==> flow/design.v <==
`timescale 1ns / 1ps
module convolution_stage2 (
          in1,
          in2,
          in3,
          in4,
          in5,
          in6,
          in7,
          in8,
          clk,
          rst,
          start,
          conv_out
  );
input [99:0] in1, in2, in3, in4, in5, in6, in7, in8;
input         clk, rst, start;
output reg [7:0] conv_out;
wire  [3:0]  in1_1, in1_2, in1_3, in1_4, in1_5, in1_6, in1_7, in1_8, in1_9, in1_10, in1_11, in1_12, in1_13;
wire [3:0]   in1_14, in1_15, in1_16, in1_17, in1_18, in1_19, in1_20, in1_21, in1_22, in1_23, in1_24, in1_25;
wire  [3:0]  in2_1, in2_2, in2_3, in2_4, in2_5, in2_6, in2_7, in2_8, in2_9, in2_10, in2_11, in2_12, in2_13;
wire [3:0]   in2_14, in2_15, in2_16, in2_17, in2_18, in2_19, in2_20, in2_21, in2_22, in2_23, in2_24, in2_25;
wire  [3:0]  in3_1, in3_2, in3_3, in3_4, in3_5, in3_6, in3_7, in3_8, in3_9, in3_10, in3_11, in3_12, in3_13;
wire [3:0]   in3_14, in3_15, in3_16, in3_17, in3_18, in3_19, in3_20, in3_21, in3_22, in3_23, in3_24, in3_25;
wire  [3:0]  in4_1, in4_2, in4_3, in4_4, in4_5, in4_6, in4_7, in4_8, in4_9, in4_10, in4_11, in4_12, in4_13;
wire [3:0]   in4_14, in4_15, in4_16, in4_17, in4_18, in4_19, in4_20, in4_21, in4_22, in4_23, in4_24, in4_25;
wire  [3:0]  in5_1, in5_2, in5_3, in5_4, in5_5, in5_6, in5_7, in5_8, in5_9, in5_10, in5_11, in5_12, in5_13;
wire [3:0]   in5_14, in5_15, in5_16, in5_17, in5_18, in5_19, in5_20, in5_21, in5_22, in5_23, in5_24, in5_25;
wire  [3:0]  in6_1, in6_2, in6_3, in6_4, in6_5, in6_6, in6_7, in6_8, in6_9, in6_10, in6_11, in6_12, in6_13;
wire [3:0]   in6_14, in6_15, in6_16, in6_17, in6_18, in6_19, in6_20, in6_21, in6_22, in6_23, in6_24, in6_25;
wire  [3:0]  in7_1, in7_2, in7_3, in7_4, in7_5, in7_6, in7_7, in7_8, in7_9, in7_10, in7_11, in7_12, in7_13;
wire [3:0]   in7_14, in7_15, in7_16, in7_17, in7_18, in7_19, in7_20, in7_21, in7_22, in7_23, in7_24, in7_25;
wire  [3:0]  in8_1, in8_2, in8_3, in8_4, in8_5, in8_6, in8_7, in8_8, in8_9, in8_10, in8_11, in8_12, in8_13;
wire [3:0]   in8_14, in8_15, in8_16, in8_17, in8_18, in8_19, in8_20, in8_21, in8_22, in8_23, in8_24, in8_25;
wire [8:0]   sum1, sum2, sum3, sum4;
wire  [7:0]  mul1_1, mul1_2, mul1_3, mul1_4, mul1_5, mul1_6, mul1_7, mul1_8, mul1_9, mul1_10, mul1_11, mul1_12, mul1_13;
wire [7:0]   mul1_14, mul1_15, mul1_16, mul1_17, mul1_18, mul1_19, mul1_20, mul1_21, mul1_22, mul1_23, mul1_24, mul1_25;
wire  [7:0]  mul2_1, mul2_2, mul2_3, mul2_4, mul2_5, mul2_6, mul2_7, mul2_8, mul2_9, mul2_10, mul2_11, mul2_12, mul2_13;
wire [7:0]   mul2_14, mul2_15, mul2_16, mul2_17, mul2_18, mul2_19, mul2_20, mul2_21, mul2_22, mul2_23, mul2_24, mul2_25;
wire  [7:0]  mul3_1, mul3_2, mul3_3, mul3_4, mul3_5, mul3_6, mul3_7, mul3_8, mul3_9, mul3_10, mul3_11, mul3_12, mul3_13;
wire [7:0]   mul3_14, mul3_15, mul3_16, mul3_17, mul3_18, mul3_19, mul3_20, mul3_21, mul3_22, mul3_23, mul3_24, mul3_25;
wire  [7:0]  mul4_1, mul4_2, mul4_3, mul4_4, mul4_5, mul4_6, mul4_7, mul4_8, mul4_9, mul4_10, mul4_11, mul4_12, mul4_13;
wire [7:0]   mul4_14, mul4_15, mul4_16, mul4_17, mul4_18, mul4_19, mul4_20, mul4_21, mul4_22, mul4_23, mul4_24, mul4_25;
wire [8:0]   temp_out;
always @ ( posedge clk ) begin
  if (rst) begin
  conv_out  <=  0;
  end
  else
    begin
      conv_out <= temp_out[7:0];
    end
end
assign in1_1 	= (start) ? in1[99:96]   	: 4'h0;
assign in1_2 	= (start) ? in1[95:92]   	: 4'h0;
assign in1_3 	= (start) ? in1[91:88]   	: 4'h0;
assign in1_4 	= (start) ? in1[87:84]   	: 4'h0;
assign in1_5 	= (start) ? in1[83:80]   	: 4'h0;
assign in1_6 	= (start) ? in1[79:76]   	: 4'h0;
assign in1_7 	= (start) ? in1[75:72]   	: 4'h0;
assign in1_8 	= (start) ? in1[71:68]   	: 4'h0;
assign in1_9 	= (start) ? in1[67:64]   	: 4'h0;
assign in1_10 	= (start) ? in1[63:60]  	: 4'h0;
assign in1_11 	= (start) ? in1[59:56]  	: 4'h0;
assign in1_12 	= (start) ? in1[55:52]  	: 4'h0;
assign in1_13 	= (start) ? in1[51:48]  	: 4'h0;
assign in1_14	= (start) ? in1[47:44]  	: 4'h0;
assign in1_15 	= (start) ? in1[43:40]  	: 4'h0;
assign in1_16 	= (start) ? in1[39:36]  	: 4'h0;
assign in1_17 	= (start) ? in1[35:32]  	: 4'h0;
assign in1_18 	= (start) ? in1[31:28]  	: 4'h0;
assign in1_19 	= (start) ? in1[27:24]  	: 4'h0;
assign in1_20 	= (start) ? in1[23:20]  	: 4'h0;
assign in1_21 	= (start) ? in1[19:16]  	: 4'h0;
assign in1_22 	= (start) ? in1[15:12]  	: 4'h0;
assign in1_23 	= (start) ? in1[11:8]   	: 4'h0;
assign in1_24 	= (start) ? in1[7:4]    	: 4'h0;
assign in1_25 	= (start) ? in1[3:0]   		: 4'h0;
assign in2_1 	= (start) ? in2[99:96]   	: 4'h0;
assign in2_2 	= (start) ? in2[95:92]   	: 4'h0;
assign in2_3 	= (start) ? in2[91:88]   	: 4'h0;
assign in2_4 	= (start) ? in2[87:84]   	: 4'h0;
assign in2_5 	= (start) ? in2[83:80]   	: 4'h0;
assign in2_6 	= (start) ? in2[79:76]   	: 4'h0;
assign in2_7 	= (start) ? in2[75:72]   	: 4'h0;
assign in2_8 	= (start) ? in2[71:68]   	: 4'h0;
assign in2_9 	= (start) ? in2[67:64]   	: 4'h0;
assign in2_10 	= (start) ? in2[63:60]  	: 4'h0;
assign in2_11 	= (start) ? in2[59:56]  	: 4'h0;
assign in2_12 	= (start) ? in2[55:52]  	: 4'h0;
assign in2_13 	= (start) ? in2[51:48]  	: 4'h0;
assign in2_14	= (start) ? in2[47:44]  	: 4'h0;
assign in2_15 	= (start) ? in2[43:40]  	: 4'h0;
assign in2_16 	= (start) ? in2[39:36]  	: 4'h0;
assign in2_17 	= (start) ? in2[35:32]  	: 4'h0;
assign in2_18 	= (start) ? in2[31:28]  	: 4'h0;
assign in2_19 	= (start) ? in2[27:24]  	: 4'h0;
assign in2_20 	= (start) ? in2[23:20]  	: 4'h0;
assign in2_21 	= (start) ? in2[19:16]  	: 4'h0;
assign in2_22 	= (start) ? in2[15:12]  	: 4'h0;
assign in2_23 	= (start) ? in2[11:8]   	: 4'h0;
assign in2_24 	= (start) ? in2[7:4]    	: 4'h0;
assign in2_25 	= (start) ? in2[3:0]   		: 4'h0;
assign in3_1 	= (start) ? in3[99:96]   	: 4'h0;
assign in3_2 	= (start) ? in3[95:92]   	: 4'h0;
assign in3_3 	= (start) ? in3[91:88]   	: 4'h0;
assign in3_4 	= (start) ? in3[87:84]   	: 4'h0;
assign in3_5 	= (start) ? in3[83:80]   	: 4'h0;
assign in3_6 	= (start) ? in3[79:76]   	: 4'h0;
assign in3_7 	= (start) ? in3[75:72]   	: 4'h0;
assign in3_8 	= (start) ? in3[71:68]   	: 4'h0;
assign in3_9 	= (start) ? in3[67:64]   	: 4'h0;
assign in3_10 	= (start) ? in3[63:60]  	: 4'h0;
assign in3_11 	= (start) ? in3[59:56]  	: 4'h0;
assign in3_12 	= (start) ? in3[55:52]  	: 4'h0;
assign in3_13 	= (start) ? in3[51:48]  	: 4'h0;
assign in3_14	= (start) ? in3[47:44]  	: 4'h0;
assign in3_15 	= (start) ? in3[43:40]  	: 4'h0;
assign in3_16 	= (start) ? in3[39:36]  	: 4'h0;
assign in3_17 	= (start) ? in3[35:32]  	: 4'h0;
assign in3_18 	= (start) ? in3[31:28]  	: 4'h0;
assign in3_19 	= (start) ? in3[27:24]  	: 4'h0;
assign in3_20 	= (start) ? in3[23:20]  	: 4'h0;
assign in3_21 	= (start) ? in3[19:16]  	: 4'h0;
assign in3_22 	= (start) ? in3[15:12]  	: 4'h0;
assign in3_23 	= (start) ? in3[11:8]   	: 4'h0;
assign in3_24 	= (start) ? in3[7:4]    	: 4'h0;
assign in3_25 	= (start) ? in3[3:0]   		: 4'h0;
assign in4_1 	= (start) ? in4[99:96]   	: 4'h0;
assign in4_2 	= (start) ? in4[95:92]   	: 4'h0;
assign in4_3 	= (start) ? in4[91:88]   	: 4'h0;
assign in4_4 	= (start) ? in4[87:84]   	: 4'h0;
assign in4_5 	= (start) ? in4[83:80]   	: 4'h0;
assign in4_6 	= (start) ? in4[79:76]   	: 4'h0;
assign in4_7 	= (start) ? in4[75:72]   	: 4'h0;
assign in4_8 	= (start) ? in4[71:68]   	: 4'h0;
assign in4_9 	= (start) ? in4[67:64]   	: 4'h0;
assign in4_10 	= (start) ? in4[63:60]  	: 4'h0;
assign in4_11 	= (start) ? in4[59:56]  	: 4'h0;
assign in4_12 	= (start) ? in4[55:52]  	: 4'h0;
assign in4_13 	= (start) ? in4[51:48]  	: 4'h0;
assign in4_14	= (start) ? in4[47:44]  	: 4'h0;
assign in4_15 	= (start) ? in4[43:40]  	: 4'h0;
assign in4_16 	= (start) ? in4[39:36]  	: 4'h0;
assign in4_17 	= (start) ? in4[35:32]  	: 4'h0;
assign in4_18 	= (start) ? in4[31:28]  	: 4'h0;
assign in4_19 	= (start) ? in4[27:24]  	: 4'h0;
assign in4_20 	= (start) ? in4[23:20]  	: 4'h0;
assign in4_21 	= (start) ? in4[19:16]  	: 4'h0;
assign in4_22 	= (start) ? in4[15:12]  	: 4'h0;
assign in4_23 	= (start) ? in4[11:8]   	: 4'h0;
assign in4_24 	= (start) ? in4[7:4]    	: 4'h0;
assign in4_25 	= (start) ? in4[3:0]   		: 4'h0;
assign in5_1 	= (start) ? in5[99:96]   	: 4'h0;
assign in5_2 	= (start) ? in5[95:92]   	: 4'h0;
assign in5_3 	= (start) ? in5[91:88]   	: 4'h0;
assign in5_4 	= (start) ? in5[87:84]   	: 4'h0;
assign in5_5 	= (start) ? in5[83:80]   	: 4'h0;
assign in5_6 	= (start) ? in5[79:76]   	: 4'h0;
assign in5_7 	= (start) ? in5[75:72]   	: 4'h0;
assign in5_8 	= (start) ? in5[71:68]   	: 4'h0;
assign in5_9 	= (start) ? in5[67:64]   	: 4'h0;
assign in5_10 	= (start) ? in5[63:60]  	: 4'h0;
assign in5_11 	= (start) ? in5[59:56]  	: 4'h0;
assign in5_12 	= (start) ? in5[55:52]  	: 4'h0;
assign in5_13 	= (start) ? in5[51:48]  	: 4'h0;
assign in5_14	= (start) ? in5[47:44]  	: 4'h0;
assign in5_15 	= (start) ? in5[43:40]  	: 4'h0;
assign in5_16 	= (start) ? in5[39:36]  	: 4'h0;
assign in5_17 	= (start) ? in5[35:32]  	: 4'h0;
assign in5_18 	= (start) ? in5[31:28]  	: 4'h0;
assign in5_19 	= (start) ? in5[27:24]  	: 4'h0;
assign in5_20 	= (start) ? in5[23:20]  	: 4'h0;
assign in5_21 	= (start) ? in5[19:16]  	: 4'h0;
assign in5_22 	= (start) ? in5[15:12]  	: 4'h0;
assign in5_23 	= (start) ? in5[11:8]   	: 4'h0;
assign in5_24 	= (start) ? in5[7:4]    	: 4'h0;
assign in5_25 	= (start) ? in5[3:0]   		: 4'h0;
assign in6_1 	= (start) ? in6[99:96]   	: 4'h0;
assign in6_2 	= (start) ? in6[95:92]   	: 4'h0;
assign in6_3 	= (start) ? in6[91:88]   	: 4'h0;
assign in6_4 	= (start) ? in6[87:84]   	: 4'h0;
assign in6_5 	= (start) ? in6[83:80]   	: 4'h0;
assign in6_6 	= (start) ? in6[79:76]   	: 4'h0;
assign in6_7 	= (start) ? in6[75:72]   	: 4'h0;
assign in6_8 	= (start) ? in6[71:68]   	: 4'h0;
assign in6_9 	= (start) ? in6[67:64]   	: 4'h0;
assign in6_10 	= (start) ? in6[63:60]  	: 4'h0;
assign in6_11 	= (start) ? in6[59:56]  	: 4'h0;
assign in6_12 	= (start) ? in6[55:52]  	: 4'h0;
assign in6_13 	= (start) ? in6[51:48]  	: 4'h0;
assign in6_14	= (start) ? in6[47:44]  	: 4'h0;
assign in6_15 	= (start) ? in6[43:40]  	: 4'h0;
assign in6_16 	= (start) ? in6[39:36]  	: 4'h0;
assign in6_17 	= (start) ? in6[35:32]  	: 4'h0;
assign in6_18 	= (start) ? in6[31:28]  	: 4'h0;
assign in6_19 	= (start) ? in6[27:24]  	: 4'h0;
assign in6_20 	= (start) ? in6[23:20]  	: 4'h0;
assign in6_21 	= (start) ? in6[19:16]  	: 4'h0;
assign in6_22 	= (start) ? in6[15:12]  	: 4'h0;
assign in6_23 	= (start) ? in6[11:8]   	: 4'h0;
assign in6_24 	= (start) ? in6[7:4]    	: 4'h0;
assign in6_25 	= (start) ? in6[3:0]   		: 4'h0;
assign in7_1 	= (start) ? in7[99:96]   	: 4'h0;
assign in7_2 	= (start) ? in7[95:92]   	: 4'h0;
assign in7_3 	= (start) ? in7[91:88]   	: 4'h0;
assign in7_4 	= (start) ? in7[87:84]   	: 4'h0;
assign in7_5 	= (start) ? in7[83:80]   	: 4'h0;
assign in7_6 	= (start) ? in7[79:76]   	: 4'h0;
assign in7_7 	= (start) ? in7[75:72]   	: 4'h0;
assign in7_8 	= (start) ? in7[71:68]   	: 4'h0;
assign in7_9 	= (start) ? in7[67:64]   	: 4'h0;
assign in7_10 	= (start) ? in7[63:60]  	: 4'h0;
assign in7_11 	= (start) ? in7[59:56]  	: 4'h0;
assign in7_12 	= (start) ? in7[55:52]  	: 4'h0;
assign in7_13 	= (start) ? in7[51:48]  	: 4'h0;
assign in7_14	= (start) ? in7[47:44]  	: 4'h0;
assign in7_15 	= (start) ? in7[43:40]  	: 4'h0;
assign in7_16 	= (start) ? in7[39:36]  	: 4'h0;
assign in7_17 	= (start) ? in7[35:32]  	: 4'h0;
assign in7_18 	= (start) ? in7[31:28]  	: 4'h0;
assign in7_19 	= (start) ? in7[27:24]  	: 4'h0;
assign in7_20 	= (start) ? in7[23:20]  	: 4'h0;
assign in7_21 	= (start) ? in7[19:16]  	: 4'h0;
assign in7_22 	= (start) ? in7[15:12]  	: 4'h0;
assign in7_23 	= (start) ? in7[11:8]   	: 4'h0;
assign in7_24 	= (start) ? in7[7:4]    	: 4'h0;
assign in7_25 	= (start) ? in7[3:0]   		: 4'h0;
assign in8_1 	= (start) ? in8[99:96]   	: 4'h0;
assign in8_2 	= (start) ? in8[95:92]   	: 4'h0;
assign in8_3 	= (start) ? in8[91:88]   	: 4'h0;
assign in8_4 	= (start) ? in8[87:84]   	: 4'h0;
assign in8_5 	= (start) ? in8[83:80]   	: 4'h0;
assign in8_6 	= (start) ? in8[79:76]   	: 4'h0;
assign in8_7 	= (start) ? in8[75:72]   	: 4'h0;
assign in8_8 	= (start) ? in8[71:68]   	: 4'h0;
assign in8_9 	= (start) ? in8[67:64]   	: 4'h0;
assign in8_10 	= (start) ? in8[63:60]  	: 4'h0;
assign in8_11 	= (start) ? in8[59:56]  	: 4'h0;
assign in8_12 	= (start) ? in8[55:52]  	: 4'h0;
assign in8_13 	= (start) ? in8[51:48]  	: 4'h0;
assign in8_14	= (start) ? in8[47:44]  	: 4'h0;
assign in8_15 	= (start) ? in8[43:40]  	: 4'h0;
assign in8_16 	= (start) ? in8[39:36]  	: 4'h0;
assign in8_17 	= (start) ? in8[35:32]  	: 4'h0;
assign in8_18 	= (start) ? in8[31:28]  	: 4'h0;
assign in8_19 	= (start) ? in8[27:24]  	: 4'h0;
assign in8_20 	= (start) ? in8[23:20]  	: 4'h0;
assign in8_21 	= (start) ? in8[19:16]  	: 4'h0;
assign in8_22 	= (start) ? in8[15:12]  	: 4'h0;
assign in8_23 	= (start) ? in8[11:8]   	: 4'h0;
assign in8_24 	= (start) ? in8[7:4]    	: 4'h0;
assign in8_25 	= (start) ? in8[3:0]   		: 4'h0;
assign mul1_1 = (start) ? (in1_1 * in5_1) : 8'h00;
assign mul1_2 = (start) ? (in1_2 * in5_2) : 8'h00;
assign mul1_3 = (start) ? (in1_3 * in5_3) : 8'h00;
assign mul1_4 = (start) ? (in1_4 * in5_4) : 8'h00;
assign mul1_5 = (start) ? (in1_5 * in5_5) : 8'h00;
assign mul1_6 = (start) ? (in1_6 * in5_6) : 8'h00;
assign mul1_7 = (start) ? (in1_7 * in5_7) : 8'h00;
assign mul1_8 = (start) ? (in1_8 * in5_8) : 8'h00;
assign mul1_9 = (start) ? (in1_9 * in5_9) : 8'h00;
assign mul1_10 = (start) ? (in1_10 * in5_10) : 8'h00;
assign mul1_11 = (start) ? (in1_11 * in5_11) : 8'h00;
assign mul1_12 = (start) ? (in1_12 * in5_12) : 8'h00;
assign mul1_13 = (start) ? (in1_13 * in5_13) : 8'h00;
assign mul1_14 = (start) ? (in1_14 * in5_14) : 8'h00;
assign mul1_15 = (start) ? (in1_15 * in5_15) : 8'h00;
assign mul1_16 = (start) ? (in1_16 * in5_16) : 8'h00;
assign mul1_17 = (start) ? (in1_17 * in5_17) : 8'h00;
assign mul1_18 = (start) ? (in1_18 * in5_18) : 8'h00;
assign mul1_19 = (start) ? (in1_19 * in5_19) : 8'h00;
assign mul1_20 = (start) ? (in1_20 * in5_20) : 8'h00;
assign mul1_21 = (start) ? (in1_21 * in5_21) : 8'h00;
assign mul1_22 = (start) ? (in1_22 * in5_22) : 8'h00;
assign mul1_23 = (start) ? (in1_23 * in5_23) : 8'h00;
assign mul1_24 = (start) ? (in1_24 * in5_24) : 8'h00;
assign mul1_25 = (start) ? (in1_25 * in5_25) : 8'h00;
assign mul2_1 = (start) ? (in2_1 * in6_1) : 8'h00;
assign mul2_2 = (start) ? (in2_2 * in6_2) : 8'h00;
assign mul2_3 = (start) ? (in2_3 * in6_3) : 8'h00;
assign mul2_4 = (start) ? (in2_4 * in6_4) : 8'h00;
assign mul2_5 = (start) ? (in2_5 * in6_5) : 8'h00;
assign mul2_6 = (start) ? (in2_6 * in6_6) : 8'h00;
assign mul2_7 = (start) ? (in2_7 * in6_7) : 8'h00;
assign mul2_8 = (start) ? (in2_8 * in6_8) : 8'h00;
assign mul2_9 = (start) ? (in2_9 * in6_9) : 8'h00;
assign mul2_10 = (start) ? (in2_10 * in6_10) : 8'h00;
assign mul2_11 = (start) ? (in2_11 * in6_11) : 8'h00;
assign mul2_12 = (start) ? (in2_12 * in6_12) : 8'h00;
assign mul2_13 = (start) ? (in2_13 * in6_13) : 8'h00;
assign mul2_14 = (start) ? (in2_14 * in6_14) : 8'h00;
assign mul2_15 = (start) ? (in2_15 * in6_15) : 8'h00;
assign mul2_16 = (start) ? (in2_16 * in6_16) : 8'h00;
assign mul2_17 = (start) ? (in2_17 * in6_17) : 8'h00;
assign mul2_18 = (start) ? (in2_18 * in6_18) : 8'h00;
assign mul2_19 = (start) ? (in2_19 * in6_19) : 8'h00;
assign mul2_20 = (start) ? (in2_20 * in6_20) : 8'h00;
assign mul2_21 = (start) ? (in2_21 * in6_21) : 8'h00;
assign mul2_22 = (start) ? (in2_22 * in6_22) : 8'h00;
assign mul2_23 = (start) ? (in2_23 * in6_23) : 8'h00;
assign mul2_24 = (start) ? (in2_24 * in6_24) : 8'h00;
assign mul2_25 = (start) ? (in2_25 * in6_25) : 8'h00;
assign mul3_1 = (start) ? (in3_1 * in7_1) : 8'h00;
assign mul3_2 = (start) ? (in3_2 * in7_2) : 8'h00;
assign mul3_3 = (start) ? (in3_3 * in7_3) : 8'h00;
assign mul3_4 = (start) ? (in3_4 * in7_4) : 8'h00;
assign mul3_5 = (start) ? (in3_5 * in7_5) : 8'h00;
assign mul3_6 = (start) ? (in3_6 * in7_6) : 8'h00;
assign mul3_7 = (start) ? (in3_7 * in7_7) : 8'h00;
assign mul3_8 = (start) ? (in3_8 * in7_8) : 8'h00;
assign mul3_9 = (start) ? (in3_9 * in7_9) : 8'h00;
assign mul3_10 = (start) ? (in3_10 * in7_10) : 8'h00;
assign mul3_11 = (start) ? (in3_11 * in7_11) : 8'h00;
assign mul3_12 = (start) ? (in3_12 * in7_12) : 8'h00;
assign mul3_13 = (start) ? (in3_13 * in7_13) : 8'h00;
assign mul3_14 = (start) ? (in3_14 * in7_14) : 8'h00;
assign mul3_15 = (start) ? (in3_15 * in7_15) : 8'h00;
assign mul3_16 = (start) ? (in3_16 * in7_16) : 8'h00;
assign mul3_17 = (start) ? (in3_17 * in7_17) : 8'h00;
assign mul3_18 = (start) ? (in3_18 * in7_18) : 8'h00;
assign mul3_19 = (start) ? (in3_19 * in7_19) : 8'h00;
assign mul3_20 = (start) ? (in3_20 * in7_20) : 8'h00;
assign mul3_21 = (start) ? (in3_21 * in7_21) : 8'h00;
assign mul3_22 = (start) ? (in3_22 * in7_22) : 8'h00;
assign mul3_23 = (start) ? (in3_23 * in7_23) : 8'h00;
assign mul3_24 = (start) ? (in3_24 * in7_24) : 8'h00;
assign mul3_25 = (start) ? (in3_25 * in7_25) : 8'h00;
assign mul4_1 = (start) ? (in4_1 * in8_1) : 8'h00;
assign mul4_2 = (start) ? (in4_2 * in8_2) : 8'h00;
assign mul4_3 = (start) ? (in4_3 * in8_3) : 8'h00;
assign mul4_4 = (start) ? (in4_4 * in8_4) : 8'h00;
assign mul4_5 = (start) ? (in4_5 * in8_5) : 8'h00;
assign mul4_6 = (start) ? (in4_6 * in8_6) : 8'h00;
assign mul4_7 = (start) ? (in4_7 * in8_7) : 8'h00;
assign mul4_8 = (start) ? (in4_8 * in8_8) : 8'h00;
assign mul4_9 = (start) ? (in4_9 * in8_9) : 8'h00;
assign mul4_10 = (start) ? (in4_10 * in8_10) : 8'h00;
assign mul4_11 = (start) ? (in4_11 * in8_11) : 8'h00;
assign mul4_12 = (start) ? (in4_12 * in8_12) : 8'h00;
assign mul4_13 = (start) ? (in4_13 * in8_13) : 8'h00;
assign mul4_14 = (start) ? (in4_14 * in8_14) : 8'h00;
assign mul4_15 = (start) ? (in4_15 * in8_15) : 8'h00;
assign mul4_16 = (start) ? (in4_16 * in8_16) : 8'h00;
assign mul4_17 = (start) ? (in4_17 * in8_17) : 8'h00;
assign mul4_18 = (start) ? (in4_18 * in8_18) : 8'h00;
assign mul4_19 = (start) ? (in4_19 * in8_19) : 8'h00;
assign mul4_20 = (start) ? (in4_20 * in8_20) : 8'h00;
assign mul4_21 = (start) ? (in4_21 * in8_21) : 8'h00;
assign mul4_22 = (start) ? (in4_22 * in8_22) : 8'h00;
assign mul4_23 = (start) ? (in4_23 * in8_23) : 8'h00;
assign mul4_24 = (start) ? (in4_24 * in8_24) : 8'h00;
assign mul4_25 = (start) ? (in4_25 * in8_25) : 8'h00;
assign sum1 = mul1_1 + mul1_2 + mul1_3 + mul1_4 + mul1_5 + mul1_6 + mul1_7 + mul1_8 + mul1_9 + mul1_10 + mul1_11 + mul1_12 + mul1_13 + mul1_14 +
              mul1_15 + mul1_16 + mul1_17 + mul1_18 + mul1_19 + mul1_20 + mul1_21 + mul1_22 + mul1_23 + mul1_24 + mul1_25;
assign sum2 = mul2_1 + mul2_2 + mul2_3 + mul2_4 + mul2_5 + mul2_6 + mul2_7 + mul2_8 + mul2_9 + mul2_10 + mul2_11 + mul2_12 + mul2_13 + mul2_14 +
              mul2_15 + mul2_16 + mul2_17 + mul2_18 + mul2_19 + mul2_20 + mul2_21 + mul2_22 + mul2_23 + mul2_24 + mul2_25;
assign sum3 = mul3_1 + mul3_2 + mul3_3 + mul3_4 + mul3_5 + mul3_6 + mul3_7 + mul3_8 + mul3_9 + mul3_10 + mul3_11 + mul3_12 + mul3_13 + mul3_14 +
              mul3_15 + mul3_16 + mul3_17 + mul3_18 + mul3_19 + mul3_20 + mul3_21 + mul3_22 + mul3_23 + mul3_24 + mul3_25;
assign sum4 = mul4_1 + mul4_2 + mul4_3 + mul4_4 + mul4_5 + mul4_6 + mul4_7 + mul4_8 + mul4_9 + mul4_10 + mul4_11 + mul4_12 + mul4_13 + mul4_14 +
              mul4_15 + mul4_16 + mul4_17 + mul4_18 + mul4_19 + mul4_20 + mul4_21 + mul4_22 + mul4_23 + mul4_24 + mul4_25;
assign temp_out = sum1  + sum2 + sum3  + sum4;
endmodule  
# Reports on convolution_stage2
# Tool output for the design above, in the order of the flow.
# Line numbers count from 1 in the design file above.
# Operators carry their Yosys type and port widths (W data, S select, Z words).
# Library cell names are shortened.
design:
  top: "convolution_stage2"
  clock: "clk"
  cell_library: "sky130hd"
  lib_corner: "tt_025C_1v80"

# Word-level counts
# Yosys after proc, flatten, opt, wreduce and memory -nomap, before mapping. Enables and synchronous resets that opt folds into registers are not counted as muxes. Memory bits, and registers merged into a memory's read port (data or address), are not among the register bits. Print and check cells are not counted. Equal cells are merged and count once.
op_classes:
  add_sub_neg: 99
  multipliers: 100
  n_mux: 300
op_table:
  columns: ["operator", "count"]
  rows:
  - ["$mul A4 B4 Y8", 100]
  - ["$mux W8", 100]
  - ["$mux W4", 200]
  - ["$add A8 B8 Y8", 99]
word_totals:
  ff_bits: 8
  in_bits: 803
  out_inout_bits: 8
  word_cells: 500

# Longest topological paths
# Yosys ltp: most cells in a row. Word level: on the elaborated netlist, between registers, memories and ports. Mapped: between sequential cells and ports; inverters and the memories' decode and read muxes count.
logic_depth:
  depth_word: 30
  ABC_AREA: 0
  depth_mapped: 44
  ltp_nobuf: 41

# After synthesis
# The flow's flattened synthesis, as Yosys stat reports it; memories are mapped. The netlist is that of the ABC_AREA named above (0 if unset); the other value can give another one.
# The area totals of this step are shown rounded.
types:
  columns: ["cell_type", "count", "area_total_um2"]
  rows:
  - ["fa_1", 992, 1.99E+04]
  - ["ha_1", 1266, 1.58E+04]
  - ["and3_1", 1092, 6.83E+03]
  - ["inv_1", 1245, 4.67E+03]
  - ["xnor2_1", 386, 3.38E+03]
  - ["nand3_1", 510, 2.55E+03]
  - ["a21oi_1", 286, 1.43E+03]
  - ["a21o_1", 184, 1.38E+03]
  - ["xor2_1", 154, 1.35E+03]
  - ["nand2_1", 351, 1.32E+03]
  - ["clkbuf_1", 239, 897.11]
  - ["nor2_1", 202, 758.227]
  - ["and2_1", 89, 556.784]
  - ["o21bai_1", 55, 412.896]
  - ["xnor3_1", 17, 382.867]
  - ["o21ai_0", 66, 330.317]
  - ["nand2b_1", 28, 175.168]
  - ["dfxtp_1", 8, 160.154]
# Not listed: further types 14, cells in them 73.
mapped:
  mapped_cells: 7243
  mapped_area_mm2: 0.063
  seq_area_mm2: 0.00016
  ff_cells: 8
  buffers: 244

# Path before layout
# OpenSTA on the mapped netlist: ideal clock, no wires. The path of least setup slack (recovery checks aside). Input and output delay are each 20% of the period. Register names are those of the netlist, which keeps one name where synthesis merged equal registers.
synth_path:
  path_kind: "input to register"
  start: "input port start"
  end: "register conv_out[7]"
  period_ps: 14000
  in_delay_ps: 2800
  setup_time_ps: 70
  launch_ps: 2800
  t_arrival_ps: 13247
  required_time_ps: 13930
  setup_slack_ps: 683
  path_delay_ps: 10517
  stages: 41
  n_path_buf: 4
  synth_period_reached_ps: 13317
# "path_delay_ps" is the arrival time less input delay plus setup time.
# "stages": output pins that drive a net of the path, with the launching flip-flop's if there is one; two outputs of one cell count as two.
# "synth_period_reached_ps" is the clock period less the worst setup slack; recovery checks do not enter. This is arithmetic on one report: input and output delays are still those of the set period (20% each).
# The rows between start and end are the longest chain of elaborated cells between them; the timing report does not say that the signal goes this way. Where chains are equally long, one stands for them.
# A line is the first line of the expression or statement that the cell stems from. Yosys adds cells for indexed reads and writes and turns some case tables into memories.
synth_via:
  path_cell_list: "clkbuf_1 clkbuf_1 clkbuf_1 clkbuf_1 nand3_1 fa_1 fa_1 inv_1 fa_1 a21o_1 a21oi_1 xor2_1 nor2_1 fa_1 inv_1 fa_1 inv_1 fa_1 (+5 left out) inv_1 fa_1 inv_1 fa_1 fa_1 fa_1 inv_1 fa_1 xnor2_1 xnor2_1 xnor2_1 xnor2_1 xnor2_1 xnor2_1 xnor2_1 and3_2 a211o_1 a21oi_1"
  elab_chain_cells: 30
  cells_between: 499
  lines_between: 305
  cone_classes: "add/sub: 99; mul: 100; mux: 300"
synth_lines:
  columns: ["element", "line_no", "text"]
  rows:
  - ["start: declaration", 17, "input         clk, rst, start;"]
  - ["$mux W4", 54, "assign in1_1 = (start) ? in1[99:96] : 4'h0;"]
  - ["$mul A4 B4 Y8", 254, "assign mul1_1 = (start) ? (in1_1 * in5_1) : 8'h00;"]
  - ["$mux W8", 254, null]
  - ["$add A8 B8 Y8 (24 in a row)", 354, "assign sum1 = mul1_1 + mul1_2 + mul1_3 + mul1_4 + mul1_5 + mul1_6 + mul1_7 + mul1_8 + mul1_9 + mul1_10 + mul1_ ..."]
  - ["$add A8 B8 Y8 (3 in a row)", 362, "assign temp_out = sum1  + sum2 + sum3  + sum4;"]
  - ["end: assignment", 47, "conv_out  <=  0;"]
  - ["end: assignment", 51, "conv_out <= temp_out[7:0];"]
  - ["end: declaration", 18, "output reg [7:0] conv_out;"]

# Timing after layout
# Path of least setup slack in the final report of entry C (OpenROAD, finished layout, wires in). Where an end is a register, its clock arrival counts in the times.
# The report prints the path's times to 10 ps; the period is as set.
layout_path:
  path_kind: "input to register"
  start: "input port start"
  end: "register conv_out[7]"
  period_ps: 13500
  in_delay_ps: 2700
  setup_time_ps: 70
  launch_ps: 2700
  t_arrival_ps: 12960
  required_time_ps: 13660
  setup_slack_ps: 700
  stages: 37
  n_path_buf: 4
# The rows between start and end are the longest chain of elaborated cells between them; the timing report does not say that the signal goes this way. Where chains are equally long, one stands for them.
layout_via:
  path_cell_list: "buf_16 buf_8 buf_12 and3_4 fa_1 fa_1 buf_4 fa_2 nand2_1 fa_1 fa_1 fa_2 inv_1 fa_2 fa_1 inv_1 fa_1 fa_1 inv_1 fa_1 inv_1 fa_1 fa_1 fa_1 inv_1 ha_1 inv_1 fa_2 inv_1 a21o_1 a21oi_2 xnor2_1 xnor2_1 xnor2_1 a21oi_1 a211o_1 a21oi_1"
  elab_chain_cells: 30
  cells_between: 499
  lines_between: 305
  cone_classes: "add/sub: 99; mul: 100; mux: 300"
layout_lines:
  columns: ["element", "line_no", "text"]
  rows:
  - ["start: declaration", 17, "input         clk, rst, start;"]
  - ["$mux W4", 54, "assign in1_1 = (start) ? in1[99:96] : 4'h0;"]
  - ["$mul A4 B4 Y8", 254, "assign mul1_1 = (start) ? (in1_1 * in5_1) : 8'h00;"]
  - ["$mux W8", 254, null]
  - ["$add A8 B8 Y8 (24 in a row)", 354, "assign sum1 = mul1_1 + mul1_2 + mul1_3 + mul1_4 + mul1_5 + mul1_6 + mul1_7 + mul1_8 + mul1_9 + mul1_10 + mul1_ ..."]
  - ["$add A8 B8 Y8 (3 in a row)", 362, "assign temp_out = sum1  + sum2 + sum3  + sum4;"]
  - ["end: assignment", 47, "conv_out  <=  0;"]
  - ["end: assignment", 51, "conv_out <= temp_out[7:0];"]
  - ["end: declaration", 18, "output reg [7:0] conv_out;"]

## Implementation results

convolution_stage2 through Yosys and OpenROAD on sky130hd: 3 stored runs, unordered, with their settings and measured results. The constraints put input and output delay at 20% of the set period each and load the outputs with 0.01 pF.
"worstPathTime_ps" = time allowed to the worst setup path (clock period - input delay - output delay, where it has them) - its slack; a late launch clock adds to it, a late capture clock takes from it.
"worstPathTime_ps" is known to 10 ps.
Values from the reports are rounded here.

--- entry A ---
==> flow/run.sh <==
#!/bin/bash
# the make line also repeats the synthesis and layout settings of config.mk as NAME=value (left out here)
make -C /OpenROAD-flow-scripts/flow DESIGN_CONFIG=/design/flow/config.mk WORK_HOME=/design/flow/orfs CLKGATE_MAP_FILE= finish
==> flow/config.mk <==
export PLATFORM = sky130hd
export DESIGN_NAME = convolution_stage2
export DESIGN_NICKNAME = convolution_stage2
export VERILOG_FILES = /design/flow/design.v
export SDC_FILE = /design/flow/constraint.sdc
export NUM_CORES = 4
export LEC_CHECK = 0
export CAP_MARGIN = 40
export CELL_PAD_IN_SITES_DETAIL_PLACEMENT = 2
export CORE_MARGIN = 6
export CORE_UTILIZATION = 56
export GPL_ROUTABILITY_DRIVEN = 0
export GPL_TIMING_DRIVEN = 1
export MAX_ROUTING_LAYER = met4
export MIN_ROUTING_LAYER = met2
export PLACE_DENSITY_LB_ADDON = 0.09
export SETUP_SLACK_MARGIN = 0.86
export SLEW_MARGIN = 5
==> flow/constraint.sdc <==
create_clock -name core_clock -period 23.1 [get_ports {clk}]
set_input_delay 4.6200 -clock core_clock [delete_from_list [all_inputs] [get_ports {clk}]]
set_output_delay 4.6200 -clock core_clock [all_outputs]
set_load 0.01 [all_outputs]

==> results, as YAML <==
outcome: "did not finish, placement stopped with a tool error"

--- entry B ---
==> flow/run.sh <==
#!/bin/bash
# the make line also repeats the synthesis and layout settings of config.mk as NAME=value (left out here)
make -C /OpenROAD-flow-scripts/flow DESIGN_CONFIG=/design/flow/config.mk WORK_HOME=/design/flow/orfs CLKGATE_MAP_FILE= finish
==> flow/config.mk <==
export PLATFORM = sky130hd
export DESIGN_NAME = convolution_stage2
export DESIGN_NICKNAME = convolution_stage2
export VERILOG_FILES = /design/flow/design.v
export SDC_FILE = /design/flow/constraint.sdc
export NUM_CORES = 4
export LEC_CHECK = 0
export CAP_MARGIN = 20
export CELL_PAD_IN_SITES_GLOBAL_PLACEMENT = 1
export CORE_ASPECT_RATIO = 0.74
export CORE_MARGIN = 2
export CORE_UTILIZATION = 39
export GPL_TIMING_DRIVEN = 0
export MIN_ROUTING_LAYER = met2
export PLACE_DENSITY = 0.6
export SETUP_SLACK_MARGIN = 1.47
export SLEW_MARGIN = 20
==> flow/constraint.sdc <==
create_clock -name core_clock -period 17.1 [get_ports {clk}]
set_input_delay 3.4200 -clock core_clock [delete_from_list [all_inputs] [get_ports {clk}]]
set_output_delay 3.4200 -clock core_clock [all_outputs]
set_load 0.01 [all_outputs]

==> results, as YAML <==
outcome: "did not finish, routing stopped with GRT-0116"

--- entry C ---
==> flow/run.sh <==
#!/bin/bash
# the make line also repeats the synthesis and layout settings of config.mk as NAME=value (left out here)
make -C /OpenROAD-flow-scripts/flow DESIGN_CONFIG=/design/flow/config.mk WORK_HOME=/design/flow/orfs CLKGATE_MAP_FILE= finish
==> flow/config.mk <==
export PLATFORM = sky130hd
export DESIGN_NAME = convolution_stage2
export DESIGN_NICKNAME = convolution_stage2
export VERILOG_FILES = /design/flow/design.v
export SDC_FILE = /design/flow/constraint.sdc
export NUM_CORES = 4
export LEC_CHECK = 0
export CAP_MARGIN = 20
export CORE_MARGIN = 2
export CORE_UTILIZATION = 40
export SETUP_SLACK_MARGIN = 0.82
export SLEW_MARGIN = 20
==> flow/constraint.sdc <==
create_clock -name core_clock -period 13.5 [get_ports {clk}]
set_input_delay 2.7000 -clock core_clock [delete_from_list [all_inputs] [get_ports {clk}]]
set_output_delay 2.7000 -clock core_clock [all_outputs]
set_load 0.01 [all_outputs]

==> results, as YAML <==
results:
  synthArea_mm2: 0.063
  worstPathTime_ps: 10100
  critical_path_type: "input to register"
  finalCellArea_mm2: 0.076
  design_die_area_mm2: 0.16
  ws_setup_ps: 700
  tns_setup_ps: 0
